==> flow/design.v <==
module two(clk, rst_n, in, valid_in, last_in, out, valid_out, last_out, ready);
	input wire clk, rst_n;
	input wire [32-1:0] in;
	input wire valid_in, last_in;
	output reg [32-1:0] out;
	output reg valid_out, last_out;
	output wire ready;
	reg [32-1:0] buff;
parameter [1:0] IDLE = 2'b00, S0 = 2'b01, S1 = 2'b10, S2 = 2'b11;
	reg [1:0] state;
	reg delay_last;
	wire we;
	wire S0_enable;
	wire S1_enable;
	wire S2_enable;
	wire S0toS1;
	wire S1toS2;
	wire S2toS1, S2toIDLE;
always @(posedge clk) begin
	if (!rst_n) begin
		state <= IDLE;
	end else begin
		case (state)
		IDLE : begin
			if (valid_in) begin
				state <= S0;
			end else begin
				state <= IDLE;
			end
		end
		S0 : begin
			if (S0toS1) begin
				state <= S1;
			end else begin
				state <= S0;
			end
		end
		S1 : begin
			if (S1toS2) begin
				state <= S2;
			end else begin
				state <= S1;
			end
		end
		S2 : begin
			if (S2toIDLE) begin
				state <= IDLE;
			end else if (S2toS1) begin
				state <= S1;
			end else begin
				state <= S2;
			end
		end
		endcase
	end
end
always @(posedge clk) begin
	if (!rst_n) begin
		buff <= 0;
		valid_out <= 0;
		last_out <= 0;
	end else begin
		if (S0_enable) begin
			buff <= in;
			valid_out <= 0;
			last_out <= 0;
		end else if (S1_enable) begin
			out <= (in > buff) ? in : buff;
			valid_out <= 1;
			last_out <= 0;
			buff <= (in > buff) ? buff : in;
		end else if (S2_enable) begin
			out <= buff;
			valid_out <= 1;
			last_out <= (S2toIDLE) ? 1 : 0;
			buff <= (we) ? in : buff;
		end else begin
			valid_out <= 0;
			last_out <= 0;
		end
	end
end
always @(posedge clk) begin
	if (!rst_n) begin
		delay_last <= 0;
	end else begin
		if (last_in) begin
			delay_last <= 1;
		end else if (S2toIDLE) begin
			delay_last <= 0;
		end else begin
			delay_last <= 0;
		end
	end
end
assign ready = (state != IDLE) & valid_in;
assign we = ready;
assign S0_enable = (state == S0) & we;
assign S1_enable = (state == S1) & we;
assign S2_enable = (state == S2);
assign S0toS1 = (state == S0) & we;
assign S1toS2 = (state == S1) & we;
assign S2toS1 = (state == S2) & we & !delay_last;
assign S2toIDLE = (state == S2) & delay_last;
endmodule
module four(clk, rst_n, in, valid_in, last_in, out, valid_out, last_out);
	input wire clk, rst_n;
	input wire [32-1:0] in;
	input wire valid_in, last_in;
	output reg [32-1:0] out;
	output reg valid_out, last_out;
	reg [32-1:0] fifo [4-1:0];
	reg [2-1:0] head;
	reg [1-1:0] tail0, tail1;
parameter [2:0] S0 = 3'b001, S1 = 3'b010, S2 = 3'b011, S3 = 3'b100, S4 = 3'b101;
	reg [2:0] state;
	reg delay_last;
	wire we;	 
	wire S0_enable, S1_enable, S2_enable, S3_enable, S4_enable;
	wire S0toS1;
	wire S1toS2, S1toS3;
	wire S2toS3, S2toS4;
	wire S3toS1, S3toS0;
	wire S4toS1, S4toS0;
	wire [32-1:0] mem0, mem1, mem2, mem3;
always @(posedge clk) begin
	if (!rst_n) begin
		state <= S0;
	end else begin
		case (state)
		S0 : begin
			if (S0toS1) begin
				state <= S1;
			end else begin
				state <= S0;
			end
		end
		S1 : begin
			if (S1toS2) begin
				state <= S2;
			end else if (S1toS3) begin
				state <= S3;
			end else begin
				state <= S1;
			end
		end
		S2 : begin
			if (S2toS3) begin
				state <= S3;
			end else if (S2toS4) begin
				state <= S4;
			end else begin
				state <= S2;
			end
		end
		S3 : begin
			if (S3toS1) begin
				state <= S1;
			end else if (S3toS0) begin
				state <= S0;
			end else begin
				state <= S3;
			end
		end
		S4 : begin
			if (S4toS1) begin
				state <= S1;
			end else if (S4toS0) begin
				state <= S0;
			end else begin
				state <= S4;
			end
		end
		endcase
	end
end
always @(posedge clk) begin
	if (!rst_n) begin
		head <= 0;
		tail0 <= 0;
		tail1 <= 0;
		valid_out <= 0;
		last_out <= 0;
	end else begin
		if (S0_enable) begin
			fifo[head] <= in;
			head <= head + 1;
		end
		else if (S1_enable) begin
			fifo[head] <= (in > fifo[tail0]) ? fifo[tail0] : in;
			out <= (in > fifo[tail0]) ? in : fifo[tail0];
			valid_out <= 1;
			last_out <= 0;
			head <= head + 1;
			tail0 <= (in > fifo[tail0]) ? tail0 : tail0 + 1;
			tail1 <= (in > fifo[tail0]) ? tail1 + 1 : tail1;
		end
		else if (S2_enable) begin
			fifo[head] <= in;
			out <= (fifo[tail1+2] > fifo[tail0]) ? fifo[tail1+2] : fifo[tail0];
			valid_out <= 1;
			last_out <= 0;
			head <= (we) ? head + 1 : head;
			tail0 <= (fifo[tail1+2] > fifo[tail0]) ? tail0 : tail0 + 1;
			tail1 <= (fifo[tail1+2] > fifo[tail0]) ? tail1 + 1 : tail1;
		end
		else if (S3_enable) begin
			fifo[head] <= in;
			out <= fifo[tail0];
			valid_out <= 1;
			last_out <= (S3toS0) ? 1 : 0;
			head <= (we && !delay_last) ? head + 1 : head;
			tail0 <= tail0 + 1;
		end
		else if (S4_enable) begin
			fifo[head] <= in;
			out <= fifo[tail1+2];
			valid_out <= 1;
			last_out <= (S4toS0) ? 1 : 0;
			head <= (we && !delay_last) ? head + 1 : head;
			tail1 <= tail1 + 1;
		end
		else begin
			valid_out <= 0;
			last_out <= 0;
		end
	end
end
always @(posedge clk) begin
	if (!rst_n) begin
		delay_last <= 0;
	end else begin
		if (last_in) begin
			delay_last <= 1;
		end else if (S3toS0 || S4toS0) begin
			delay_last <= 0;
		end else begin
			delay_last <= delay_last;
		end
	end
end
assign we = valid_in;
assign S0_enable = we & (state == S0);
assign S1_enable = (state == S1);
assign S2_enable = (state == S2);
assign S3_enable = (state == S3);
assign S4_enable = (state == S4);
assign S0toS1 = (state == S0) & (head == 1);
assign S1toS2 = (state == S1) & !(in > fifo[tail0]);
assign S1toS3 = (state == S1) & (in > fifo[tail0]) & (tail1 == 1);
assign S2toS3 = (state == S2) & (fifo[tail1+2] > fifo[tail0]) & (tail1 == 1);
assign S2toS4 = (state == S2) & !(fifo[tail1+2] > fifo[tail0]) & (tail0 == 1);
assign S3toS1 = (state == S3) & (tail0 == 1) & !delay_last;
assign S3toS0 = (state == S3) & (tail0 == 1) & delay_last;
assign S4toS1 = (state == S4) & (tail1 == 1) & !delay_last;
assign S4toS0 = (state == S4) & (tail1 == 1) & delay_last;
assign mem0 = fifo[0];
assign mem1 = fifo[1];
assign mem2 = fifo[2];
assign mem3 = fifo[3];
endmodule
module eight(clk, rst_n, in, valid_in, last_in, out, valid_out, last_out);
	input wire clk, rst_n;
	input wire [32-1:0] in;
	input wire valid_in, last_in;
	output reg [32-1:0] out;
	output reg valid_out, last_out;
	reg [32-1:0] fifo [8-1:0];
	reg [3-1:0] head;
	reg [2-1:0] tail0, tail1;
parameter [2:0] S0 = 3'b001, S1 = 3'b010, S2 = 3'b011, S3 = 3'b100, S4 = 3'b101;
	reg [2:0] state;
	reg delay_last;
	wire we;	 
	wire S0_enable, S1_enable, S2_enable, S3_enable, S4_enable;
	wire S0toS1;
	wire S1toS2, S1toS3;
	wire S2toS3, S2toS4;
	wire S3toS1, S3toS0;
	wire S4toS1, S4toS0;
	wire [32-1:0] mem0, mem1, mem2, mem3, mem4, mem5, mem6, mem7;
always @(posedge clk) begin
	if (!rst_n) begin
		state <= S0;
	end else begin
		case (state)
		S0 : begin
			if (S0toS1) begin
				state <= S1;
			end else begin
				state <= S0;
			end
		end
		S1 : begin
			if (S1toS2) begin
				state <= S2;
			end else if (S1toS3) begin
				state <= S3;
			end else begin
				state <= S1;
			end
		end
		S2 : begin
			if (S2toS3) begin
				state <= S3;
			end else if (S2toS4) begin
				state <= S4;
			end else begin
				state <= S2;
			end
		end
		S3 : begin
			if (S3toS1) begin
				state <= S1;
			end else if (S3toS0) begin
				state <= S0;
			end else begin
				state <= S3;
			end
		end
		S4 : begin
			if (S4toS1) begin
				state <= S1;
			end else if (S4toS0) begin
				state <= S0;
			end else begin
				state <= S4;
			end
		end
		endcase
	end
end
always @(posedge clk) begin
	if (!rst_n) begin
		head <= 0;
		tail0 <= 0;
		tail1 <= 0;
		valid_out <= 0;
		last_out <= 0;
	end else begin
		if (S0_enable) begin
			fifo[head] <= in;
			head <= head + 1;
		end
		else if (S1_enable) begin
			fifo[head] <= (in > fifo[tail0]) ? fifo[tail0] : in;
			out <= (in > fifo[tail0]) ? in : fifo[tail0];
			valid_out <= 1;
			last_out <= 0;
			head <= head + 1;
			tail0 <= (in > fifo[tail0]) ? tail0 : tail0 + 1;
			tail1 <= (in > fifo[tail0]) ? tail1 + 1 : tail1;
		end
		else if (S2_enable) begin
			fifo[head] <= in;
			out <= (fifo[tail1+4] > fifo[tail0]) ? fifo[tail1+4] : fifo[tail0];
			valid_out <= 1;
			last_out <= 0;
			head <= (we) ? head + 1 : head;
			tail0 <= (fifo[tail1+4] > fifo[tail0]) ? tail0 : tail0 + 1;
			tail1 <= (fifo[tail1+4] > fifo[tail0]) ? tail1 + 1 : tail1;
		end
		else if (S3_enable) begin
			fifo[head] <= in;
			out <= fifo[tail0];
			valid_out <= 1;
			last_out <= (S3toS0) ? 1 : 0;
			head <= (we && !delay_last) ? head + 1 : head;
			tail0 <= tail0 + 1;
		end
		else if (S4_enable) begin
			fifo[head] <= in;
			out <= fifo[tail1+4];
			valid_out <= 1;
			last_out <= (S4toS0) ? 1 : 0;
			head <= (we && !delay_last) ? head + 1 : head;
			tail1 <= tail1 + 1;
		end
		else begin
			valid_out <= 0;
			last_out <= 0;
		end
	end
end
always @(posedge clk) begin
	if (!rst_n) begin
		delay_last <= 0;
	end else begin
		if (last_in) begin
			delay_last <= 1;
		end else if (S3toS0 || S4toS0) begin
			delay_last <= 0;
		end else begin
			delay_last <= delay_last;
		end
	end
end
assign we = valid_in;
assign S0_enable = we & (state == S0);
assign S1_enable = (state == S1);
assign S2_enable = (state == S2);
assign S3_enable = (state == S3);
assign S4_enable = (state == S4);
assign S0toS1 = (state == S0) & (head == 3);
assign S1toS2 = (state == S1) & !(in > fifo[tail0]);
assign S1toS3 = (state == S1) & (in > fifo[tail0]) & (tail1 == 3);
assign S2toS3 = (state == S2) & (fifo[tail1+4] > fifo[tail0]) & (tail1 == 3);
assign S2toS4 = (state == S2) & !(fifo[tail1+4] > fifo[tail0]) & (tail0 == 3);
assign S3toS1 = (state == S3) & (tail0 == 3) & !delay_last;
assign S3toS0 = (state == S3) & (tail0 == 3) & delay_last;
assign S4toS1 = (state == S4) & (tail1 == 3) & !delay_last;
assign S4toS0 = (state == S4) & (tail1 == 3) & delay_last;
assign mem0 = fifo[0];
assign mem1 = fifo[1];
assign mem2 = fifo[2];
assign mem3 = fifo[3];
assign mem4 = fifo[4];
assign mem5 = fifo[5];
assign mem6 = fifo[6];
assign mem7 = fifo[7];
endmodule
module steen(clk, rst_n, in, valid_in, last_in, out, valid_out, last_out);
	input wire clk, rst_n;
	input wire [32-1:0] in;
	input wire valid_in, last_in;
	output reg [32-1:0] out;
	output reg valid_out, last_out;
	reg [32-1:0] fifo [16-1:0];
	reg [4-1:0] head;
	reg [3-1:0] tail0, tail1;
parameter [2:0] S0 = 3'b001, S1 = 3'b010, S2 = 3'b011, S3 = 3'b100, S4 = 3'b101;
	reg [2:0] state;
	reg delay_last;
	wire we;	 
	wire S0_enable, S1_enable, S2_enable, S3_enable, S4_enable;
	wire S0toS1;
	wire S1toS2, S1toS3;
	wire S2toS3, S2toS4;
	wire S3toS1, S3toS0;
	wire S4toS1, S4toS0;
	wire [32-1:0] mem0, mem1, mem2, mem3, mem4, mem5, mem6, mem7;
always @(posedge clk) begin
	if (!rst_n) begin
		state <= S0;
	end else begin
		case (state)
		S0 : begin
			if (S0toS1) begin
				state <= S1;
			end else begin
				state <= S0;
			end
		end
		S1 : begin
			if (S1toS2) begin
				state <= S2;
			end else if (S1toS3) begin
				state <= S3;
			end else begin
				state <= S1;
			end
		end
		S2 : begin
			if (S2toS3) begin
				state <= S3;
			end else if (S2toS4) begin
				state <= S4;
			end else begin
				state <= S2;
			end
		end
		S3 : begin
			if (S3toS1) begin
				state <= S1;
			end else if (S3toS0) begin
				state <= S0;
			end else begin
				state <= S3;
			end
		end
		S4 : begin
			if (S4toS1) begin
				state <= S1;
			end else if (S4toS0) begin
				state <= S0;
			end else begin
				state <= S4;
			end
		end
		endcase
	end
end
always @(posedge clk) begin
	if (!rst_n) begin
		head <= 0;
		tail0 <= 0;
		tail1 <= 0;
		valid_out <= 0;
		last_out <= 0;
	end else begin
		if (S0_enable) begin
			fifo[head] <= in;
			head <= head + 1;
		end
		else if (S1_enable) begin
			fifo[head] <= (in > fifo[tail0]) ? fifo[tail0] : in;
			out <= (in > fifo[tail0]) ? in : fifo[tail0];
			valid_out <= 1;
			last_out <= 0;
			head <= head + 1;
			tail0 <= (in > fifo[tail0]) ? tail0 : tail0 + 1;
			tail1 <= (in > fifo[tail0]) ? tail1 + 1 : tail1;
		end
		else if (S2_enable) begin
			fifo[head] <= in;
			out <= (fifo[tail1+8] > fifo[tail0]) ? fifo[tail1+8] : fifo[tail0];
			valid_out <= 1;
			last_out <= 0;
			head <= (we) ? head + 1 : head;
			tail0 <= (fifo[tail1+8] > fifo[tail0]) ? tail0 : tail0 + 1;
			tail1 <= (fifo[tail1+8] > fifo[tail0]) ? tail1 + 1 : tail1;
		end
		else if (S3_enable) begin
			fifo[head] <= in;
			out <= fifo[tail0];
			valid_out <= 1;
			last_out <= (S3toS0) ? 1 : 0;
			head <= (we && !delay_last) ? head + 1 : head;
			tail0 <= tail0 + 1;
		end
		else if (S4_enable) begin
			fifo[head] <= in;
			out <= fifo[tail1+8];
			valid_out <= 1;
			last_out <= (S4toS0) ? 1 : 0;
			head <= (we && !delay_last) ? head + 1 : head;
			tail1 <= tail1 + 1;
		end
		else begin
			valid_out <= 0;
			last_out <= 0;
		end
	end
end
always @(posedge clk) begin
	if (!rst_n) begin
		delay_last <= 0;
	end else begin
		if (last_in) begin
			delay_last <= 1;
		end else if (S3toS0 || S4toS0) begin
			delay_last <= 0;
		end else begin
			delay_last <= delay_last;
		end
	end
end
assign we = valid_in;
assign S0_enable = we & (state == S0);
assign S1_enable = (state == S1);
assign S2_enable = (state == S2);
assign S3_enable = (state == S3);
assign S4_enable = (state == S4);
assign S0toS1 = (state == S0) & (head == 7);
assign S1toS2 = (state == S1) & !(in > fifo[tail0]);
assign S1toS3 = (state == S1) & (in > fifo[tail0]) & (tail1 == 7);
assign S2toS3 = (state == S2) & (fifo[tail1+8] > fifo[tail0]) & (tail1 == 7);
assign S2toS4 = (state == S2) & !(fifo[tail1+8] > fifo[tail0]) & (tail0 == 7);
assign S3toS1 = (state == S3) & (tail0 == 7) & !delay_last;
assign S3toS0 = (state == S3) & (tail0 == 7) & delay_last;
assign S4toS1 = (state == S4) & (tail1 == 7) & !delay_last;
assign S4toS0 = (state == S4) & (tail1 == 7) & delay_last;
assign mem0 = fifo[0];
assign mem1 = fifo[1];
assign mem2 = fifo[2];
assign mem3 = fifo[3];
assign mem4 = fifo[4];
assign mem5 = fifo[5];
assign mem6 = fifo[6];
assign mem7 = fifo[7];
endmodule
module thtwo(clk, rst_n, in, valid_in, last_in, out, valid_out, last_out);
	input wire clk, rst_n;
	input wire [32-1:0] in;
	input wire valid_in, last_in;
	output reg [32-1:0] out;
	output reg valid_out, last_out;
	reg [32-1:0] fifo [32-1:0];
	reg [5-1:0] head;
	reg [4-1:0] tail0, tail1;
parameter [2:0] S0 = 3'b001, S1 = 3'b010, S2 = 3'b011, S3 = 3'b100, S4 = 3'b101;
	reg [2:0] state;
	reg delay_last;
	wire we;	 
	wire S0_enable, S1_enable, S2_enable, S3_enable, S4_enable;
	wire S0toS1;
	wire S1toS2, S1toS3;
	wire S2toS3, S2toS4;
	wire S3toS1, S3toS0;
	wire S4toS1, S4toS0;
	wire [32-1:0] mem0, mem1, mem2, mem3, mem4, mem5, mem6, mem7;
always @(posedge clk) begin
	if (!rst_n) begin
		state <= S0;
	end else begin
		case (state)
		S0 : begin
			if (S0toS1) begin
				state <= S1;
			end else begin
				state <= S0;
			end
		end
		S1 : begin
			if (S1toS2) begin
				state <= S2;
			end else if (S1toS3) begin
				state <= S3;
			end else begin
				state <= S1;
			end
		end
		S2 : begin
			if (S2toS3) begin
				state <= S3;
			end else if (S2toS4) begin
				state <= S4;
			end else begin
				state <= S2;
			end
		end
		S3 : begin
			if (S3toS1) begin
				state <= S1;
			end else if (S3toS0) begin
				state <= S0;
			end else begin
				state <= S3;
			end
		end
		S4 : begin
			if (S4toS1) begin
				state <= S1;
			end else if (S4toS0) begin
				state <= S0;
			end else begin
				state <= S4;
			end
		end
		endcase
	end
end
always @(posedge clk) begin
	if (!rst_n) begin
		head <= 0;
		tail0 <= 0;
		tail1 <= 0;
		valid_out <= 0;
		last_out <= 0;
	end else begin
		if (S0_enable) begin
			fifo[head] <= in;
			head <= head + 1;
		end
		else if (S1_enable) begin
			fifo[head] <= (in > fifo[tail0]) ? fifo[tail0] : in;
			out <= (in > fifo[tail0]) ? in : fifo[tail0];
			valid_out <= 1;
			last_out <= 0;
			head <= head + 1;
			tail0 <= (in > fifo[tail0]) ? tail0 : tail0 + 1;
			tail1 <= (in > fifo[tail0]) ? tail1 + 1 : tail1;
		end
		else if (S2_enable) begin
			fifo[head] <= in;
			out <= (fifo[tail1+16] > fifo[tail0]) ? fifo[tail1+16] : fifo[tail0];
			valid_out <= 1;
			last_out <= 0;
			head <= (we) ? head + 1 : head;
			tail0 <= (fifo[tail1+16] > fifo[tail0]) ? tail0 : tail0 + 1;
			tail1 <= (fifo[tail1+16] > fifo[tail0]) ? tail1 + 1 : tail1;
		end
		else if (S3_enable) begin
			fifo[head] <= in;
			out <= fifo[tail0];
			valid_out <= 1;
			last_out <= (S3toS0) ? 1 : 0;
			head <= (we && !delay_last) ? head + 1 : head;
			tail0 <= tail0 + 1;
		end
		else if (S4_enable) begin
			fifo[head] <= in;
			out <= fifo[tail1+16];
			valid_out <= 1;
			last_out <= (S4toS0) ? 1 : 0;
			head <= (we && !delay_last) ? head + 1 : head;
			tail1 <= tail1 + 1;
		end
		else begin
			valid_out <= 0;
			last_out <= 0;
		end
	end
end
always @(posedge clk) begin
	if (!rst_n) begin
		delay_last <= 0;
	end else begin
		if (last_in) begin
			delay_last <= 1;
		end else if (S3toS0 || S4toS0) begin
			delay_last <= 0;
		end else begin
			delay_last <= delay_last;
		end
	end
end
assign we = valid_in;
assign S0_enable = we & (state == S0);
assign S1_enable = (state == S1);
assign S2_enable = (state == S2);
assign S3_enable = (state == S3);
assign S4_enable = (state == S4);
assign S0toS1 = (state == S0) & (head == 15);
assign S1toS2 = (state == S1) & !(in > fifo[tail0]);
assign S1toS3 = (state == S1) & (in > fifo[tail0]) & (tail1 == 15);
assign S2toS3 = (state == S2) & (fifo[tail1+16] > fifo[tail0]) & (tail1 == 15);
assign S2toS4 = (state == S2) & !(fifo[tail1+16] > fifo[tail0]) & (tail0 == 15);
assign S3toS1 = (state == S3) & (tail0 == 15) & !delay_last;
assign S3toS0 = (state == S3) & (tail0 == 15) & delay_last;
assign S4toS1 = (state == S4) & (tail1 == 15) & !delay_last;
assign S4toS0 = (state == S4) & (tail1 == 15) & delay_last;
assign mem0 = fifo[0];
assign mem1 = fifo[1];
assign mem2 = fifo[2];
assign mem3 = fifo[3];
assign mem4 = fifo[4];
assign mem5 = fifo[5];
assign mem6 = fifo[6];
assign mem7 = fifo[7];
endmodule
module top(clk, rst_n, in, valid_in, last_in, out, valid_out, last_out, ready);
	input wire clk, rst_n;
	input wire [32-1:0] in;
	input wire valid_in, last_in;
	output wire [32-1:0] out;
	output wire valid_out, last_out;
	output wire ready;
	wire [32-1:0] out0, out1, out2, out3;
	wire valid_out0, valid_out1, valid_out2, valid_out3;
	wire last_out0, last_out1, last_out2, last_out3;
two tw0(.clk(clk), .rst_n(rst_n), .in(in), .valid_in(valid_in), .last_in(last_in), .out(out0), .valid_out(valid_out0), .last_out(last_out0), .ready(ready));
four f0(.clk(clk), .rst_n(rst_n), .in(out0), .valid_in(valid_out0), .last_in(last_out0), .out(out1), .valid_out(valid_out1), .last_out(last_out1));
eight e0(.clk(clk), .rst_n(rst_n), .in(out1), .valid_in(valid_out1), .last_in(last_out1), .out(out2), .valid_out(valid_out2), .last_out(last_out2));
steen s0(.clk(clk), .rst_n(rst_n), .in(out2), .valid_in(valid_out2), .last_in(last_out2), .out(out3), .valid_out(valid_out3), .last_out(last_out3));
thtwo t0(.clk(clk), .rst_n(rst_n), .in(out3), .valid_in(valid_out3), .last_in(last_out3), .out(out), .valid_out(valid_out), .last_out(last_out));
endmodule
# Tool chain data of top

Tool output for the design above, in the order of the flow.
Lines are those of the file above, counted from 1.
Operators carry their Yosys type and port widths (W data, S select, Z words).
Cell names lack the library's common part.
A cell with - has no value.

Top module: top
Clock input: clk
Library: sky130hd
Timing corner: tt_025C_1v80

# After elaboration

Counts by Yosys on the flattened word-level netlist (proc, flatten, opt, wreduce; memories kept). Print and check cells are left out. Cells with the same type and inputs are merged into one.
Memory sizes are those after Yosys's memory passes, which may raise the word count (mostly to a power of two), join words into wider ones and drop unused or constant bits.

Flip-flop bits (word level): 255
Memories: 4
Input bits: 36
RAM bits: 1920
Output and inout bits: 35
Cells after elaboration: 670
Word width x clocked read ports: 128

Add/subtract/negate cells: 16
Reductions and logical operators: 70
Bitwise gates (word level): 89
Multiplexer cells: 386
Equal/unequal tests: 58
Magnitude comparators: 9

Memories:

| memory  | depth | width | read ports | wr ports | line | RTL |
| t0.fifo | 32    | 32    | 2          | 1        | 588  | `reg [32-1:0] fifo [32-1:0];` |
| s0.fifo | 16    | 32    | 2          | 1        | 428  | `reg [32-1:0] fifo [16-1:0];` |
| e0.fifo | 8     | 32    | 2          | 1        | 268  | `reg [32-1:0] fifo [8-1:0];` |
| f0.fifo | 4     | 32    | 2          | 1        | 112  | `reg [32-1:0] fifo [4-1:0];` |

Operators with widths:

| operator              | count |
| $mux W32              | 132 |
| $gt A32 B32 Y1        | 9 |
| $mux W3               | 52 |
| $mux W1               | 144 |
| $mux W4               | 20 |
| $and A1 B1 Y1         | 66 |
| $pmux W3 S5           | 4 |
| $mux W2               | 26 |
| $reduce_bool A5 Y1    | 8 |
| $mux W5               | 7 |
| $eq A3 B3 Y1 const B  | 10 |
| $reduce_bool A3 Y1    | 10 |
| $eq A3 B2 Y1 const B  | 9 |
| $ne A3 B2 Y1 const B  | 8 |
| $reduce_and A5 Y1     | 4 |
| $reduce_and A3 Y1     | 6 |
| $or A1 B1 Y1          | 16 |
| $ne A2 B2 Y1 const B  | 8 |
| $ne A4 B2 Y1 const B  | 4 |
| $reduce_and A4 Y1     | 4 |
| $reduce_bool A4 Y1    | 4 |
| $logic_not A1 Y1      | 13 |
| $reduce_bool A2 Y1    | 6 |
| $eq A3 B1 Y1 const B  | 4 |
| $ne A3 B1 Y1 const B  | 4 |
| $add A4 B1 Y4 const B | 3 |
| $add A3 B1 Y3 const B | 3 |
| $eq A2 B2 Y1 const B  | 4 |

Not listed: further kinds 20, cells in them 40.

# Logic depth

Longest topological path by Yosys (ltp), each cell counted once; first at word level (registers and memories cut), then after technology mapping (sequential cells cut; the memories' decode and read muxes count).

Depth in word-level cells: 9
ABC_AREA: 0
Mapped depth: 16
Mapped depth without buffers: 12

# After synthesis

Yosys stat after the flow's synthesis: flattened, memories mapped to cells. It holds for the ABC_AREA given above (unset counts as 0); a run with the other value may have another netlist.

Standard cells after synthesis: 5194
Area of sequential cells: 64722.1 sq um
Flip-flops: 2193
Buffers: 254
Chip area (Yosys): 93861.3 sq um

Cells by type:

| type     | count | area in all (sq um) |
| edfxtp_1 | 2080  | 6.25E+04 |
| mux4_2   | 512   | 1.15E+04 |
| ha_1     | 311   | 3.89E+03 |
| dfxtp_1  | 113   | 2262.17 |
| mux2i_1  | 185   | 1.85E+03 |
| mux2_2   | 133   | 1.5E+03 |
| o21ai_0  | 221   | 1.11E+03 |
| mux2_4   | 60    | 900.864 |
| nand2_1  | 234   | 878.342 |
| a21oi_1  | 145   | 725.696 |
| inv_1    | 166   | 623.098 |
| clkbuf_1 | 160   | 600.576 |
| nor2_1   | 140   | 525.504 |
| nor2b_1  | 63    | 394.128 |
| a221oi_1 | 40    | 350.336 |
| nand4_1  | 56    | 350.336 |
| a211oi_1 | 39    | 292.781 |
| buf_2    | 53    | 265.254 |

Other cell types: 63; their cells: 483.
By module: a second synthesis without flattening, with its own total; a netlist apart from the flattened one above.

Cells (unflattened synthesis): 5250
Area total of the unflattened synthesis: 94919.8 sq um

Rows give one instance, submodules left out.

By module:

| module | area (sq um) | cells | times used | seq. area (sq um) |
| thtwo  | 43471.7      | 1976  | 1          | 32210.9 |
| steen  | 24233.2      | 1333  | 1          | 16756.1 |
| eight  | 14014.7      | 895   | 1          | 8988.6 |
| four   | 9547.9       | 701   | 1          | 5064.9 |
| two    | 3652.3       | 345   | 1          | 1701.6 |
| top    | 0.0          | 0     | 1          | 0.0 |

# Timing after synthesis

Path of least setup slack by OpenSTA after synthesis, without wires, with an ideal clock, recovery checks aside; 20% of the period is set as input and as output delay. Where synthesis merged equal registers, the netlist keeps one of their names.

Path kind: reg2reg
From: register (name not given)
To: memory t0.fifo[0][31]
Data required time: 7.546 ns
Buffers on the path: 4
Setup slack: 2.157 ns
Arrival: 5.389 ns
Period: 8.0 ns
Launch time at the first pin: 0.000 ns
Path delay: 5.843 ns
Stages on the path: 16
Library setup time: 0.454 ns
Synthesis period reached: 5.843 ns

"path delay" is the arrival time less input delay plus setup time.
"stages on the path" counts driving pins, that of a launching flip-flop among them; a cell with two outputs on the path counts twice.
"synthesis period reached" is the clock period less the worst setup slack; recovery checks do not enter. This is arithmetic on one report: input and output delays are still those of the set period (20% each).

Path through: dfxtp_1 > buf_2 > buf_1 > mux4_2 > mux4_2 > inv_1 > ha_1 > and4_1 > and4bb_1 > a211o_1 > o22ai_1 > o21ai_1 > or2_2 > buf_2 > clkbuf_1 > o21ai_0

Ends and longest elaborated chain, post-synthesis:

| element   | line | RTL |
| to (decl) | 588  | `reg [32-1:0] fifo [32-1:0];` |

No chain of elaborated cells between the ends is given.

# Path in the finished layout

From the final timing report of record 1: the path of least setup slack in the routed layout; clock arrival at registers is part of the times.

Path kind: reg2reg
From: register (name not given)
To: memory t0.fifo[22][19]
Setup slack: 1.99 ns
Data required time: 8.73 ns
Arrival: 6.75 ns
Library setup time: 0.16 ns
Period: 8.0 ns
Launch time at the first pin: 0.89 ns
Buffers on the path: 2
Stages on the path: 14

Path through: dfxtp_4 > buf_4 > mux4_2 > mux4_2 > inv_1 > ha_1 > and4_1 > and4bb_1 > a211o_1 > o22ai_1 > o21ai_1 > or2_2 > o21ai_1 > buf_4

Ends and longest elaborated chain, post-layout:

| element   | line | RTL |
| to (decl) | 588  | `reg [32-1:0] fifo [32-1:0];` |

No chain of elaborated cells between the ends is given.

Lab notebook: top

top through Yosys and OpenROAD on sky130hd: 2 stored runs, unordered, with their settings and measured results. The constraints put input and output delay at 20% of the set period each and load the outputs with 0.01 pF.
"time of the worst setup path" is the time allowed to the run's worst setup path (the clock period less input and output delay, where it has them) less its slack. Clock arrival times count: a late capture clock shortens it, a late launch clock lengthens it.
Settings: - = not set for that run.

| item                                      | record 1 | record 2 |
| CORE_UTILIZATION                          | 40       | 28       |
| period_ns                                 | 8.0      | 10.6     |
| CAP_MARGIN                                | 20       | 20       |
| CORE_MARGIN                               | 2        | 2        |
| SLEW_MARGIN                               | 20       | 20       |
| CELL_PAD_IN_SITES_GLOBAL_PLACEMENT        | -        | 2        |
| HOLD_SLACK_MARGIN                         | -        | 0.25     |
| PLACE_DENSITY_LB_ADDON                    | -        | 0.01     |
| SETUP_SLACK_MARGIN                        | -        | 1.35     |
| TNS_END_PERCENT                           | -        | 60       |
| synthesized cell area (sq um)             | 93861.3  | 93861.3  |
| area of the die (sq um)                   | 238544.0 | 339866.0 |
| total negative slack on setup checks (ns) | 0.000    | 0.000    |
| standard-cell area after layout (sq um)   | 106830.0 | 110311.0 |
| time of the worst setup path (ns)         | 6.01     | 7.04     |
| worst setup path type                     | reg2reg  | reg2reg  |
| lowest setup slack (ns)                   | 1.989    | 3.557    |
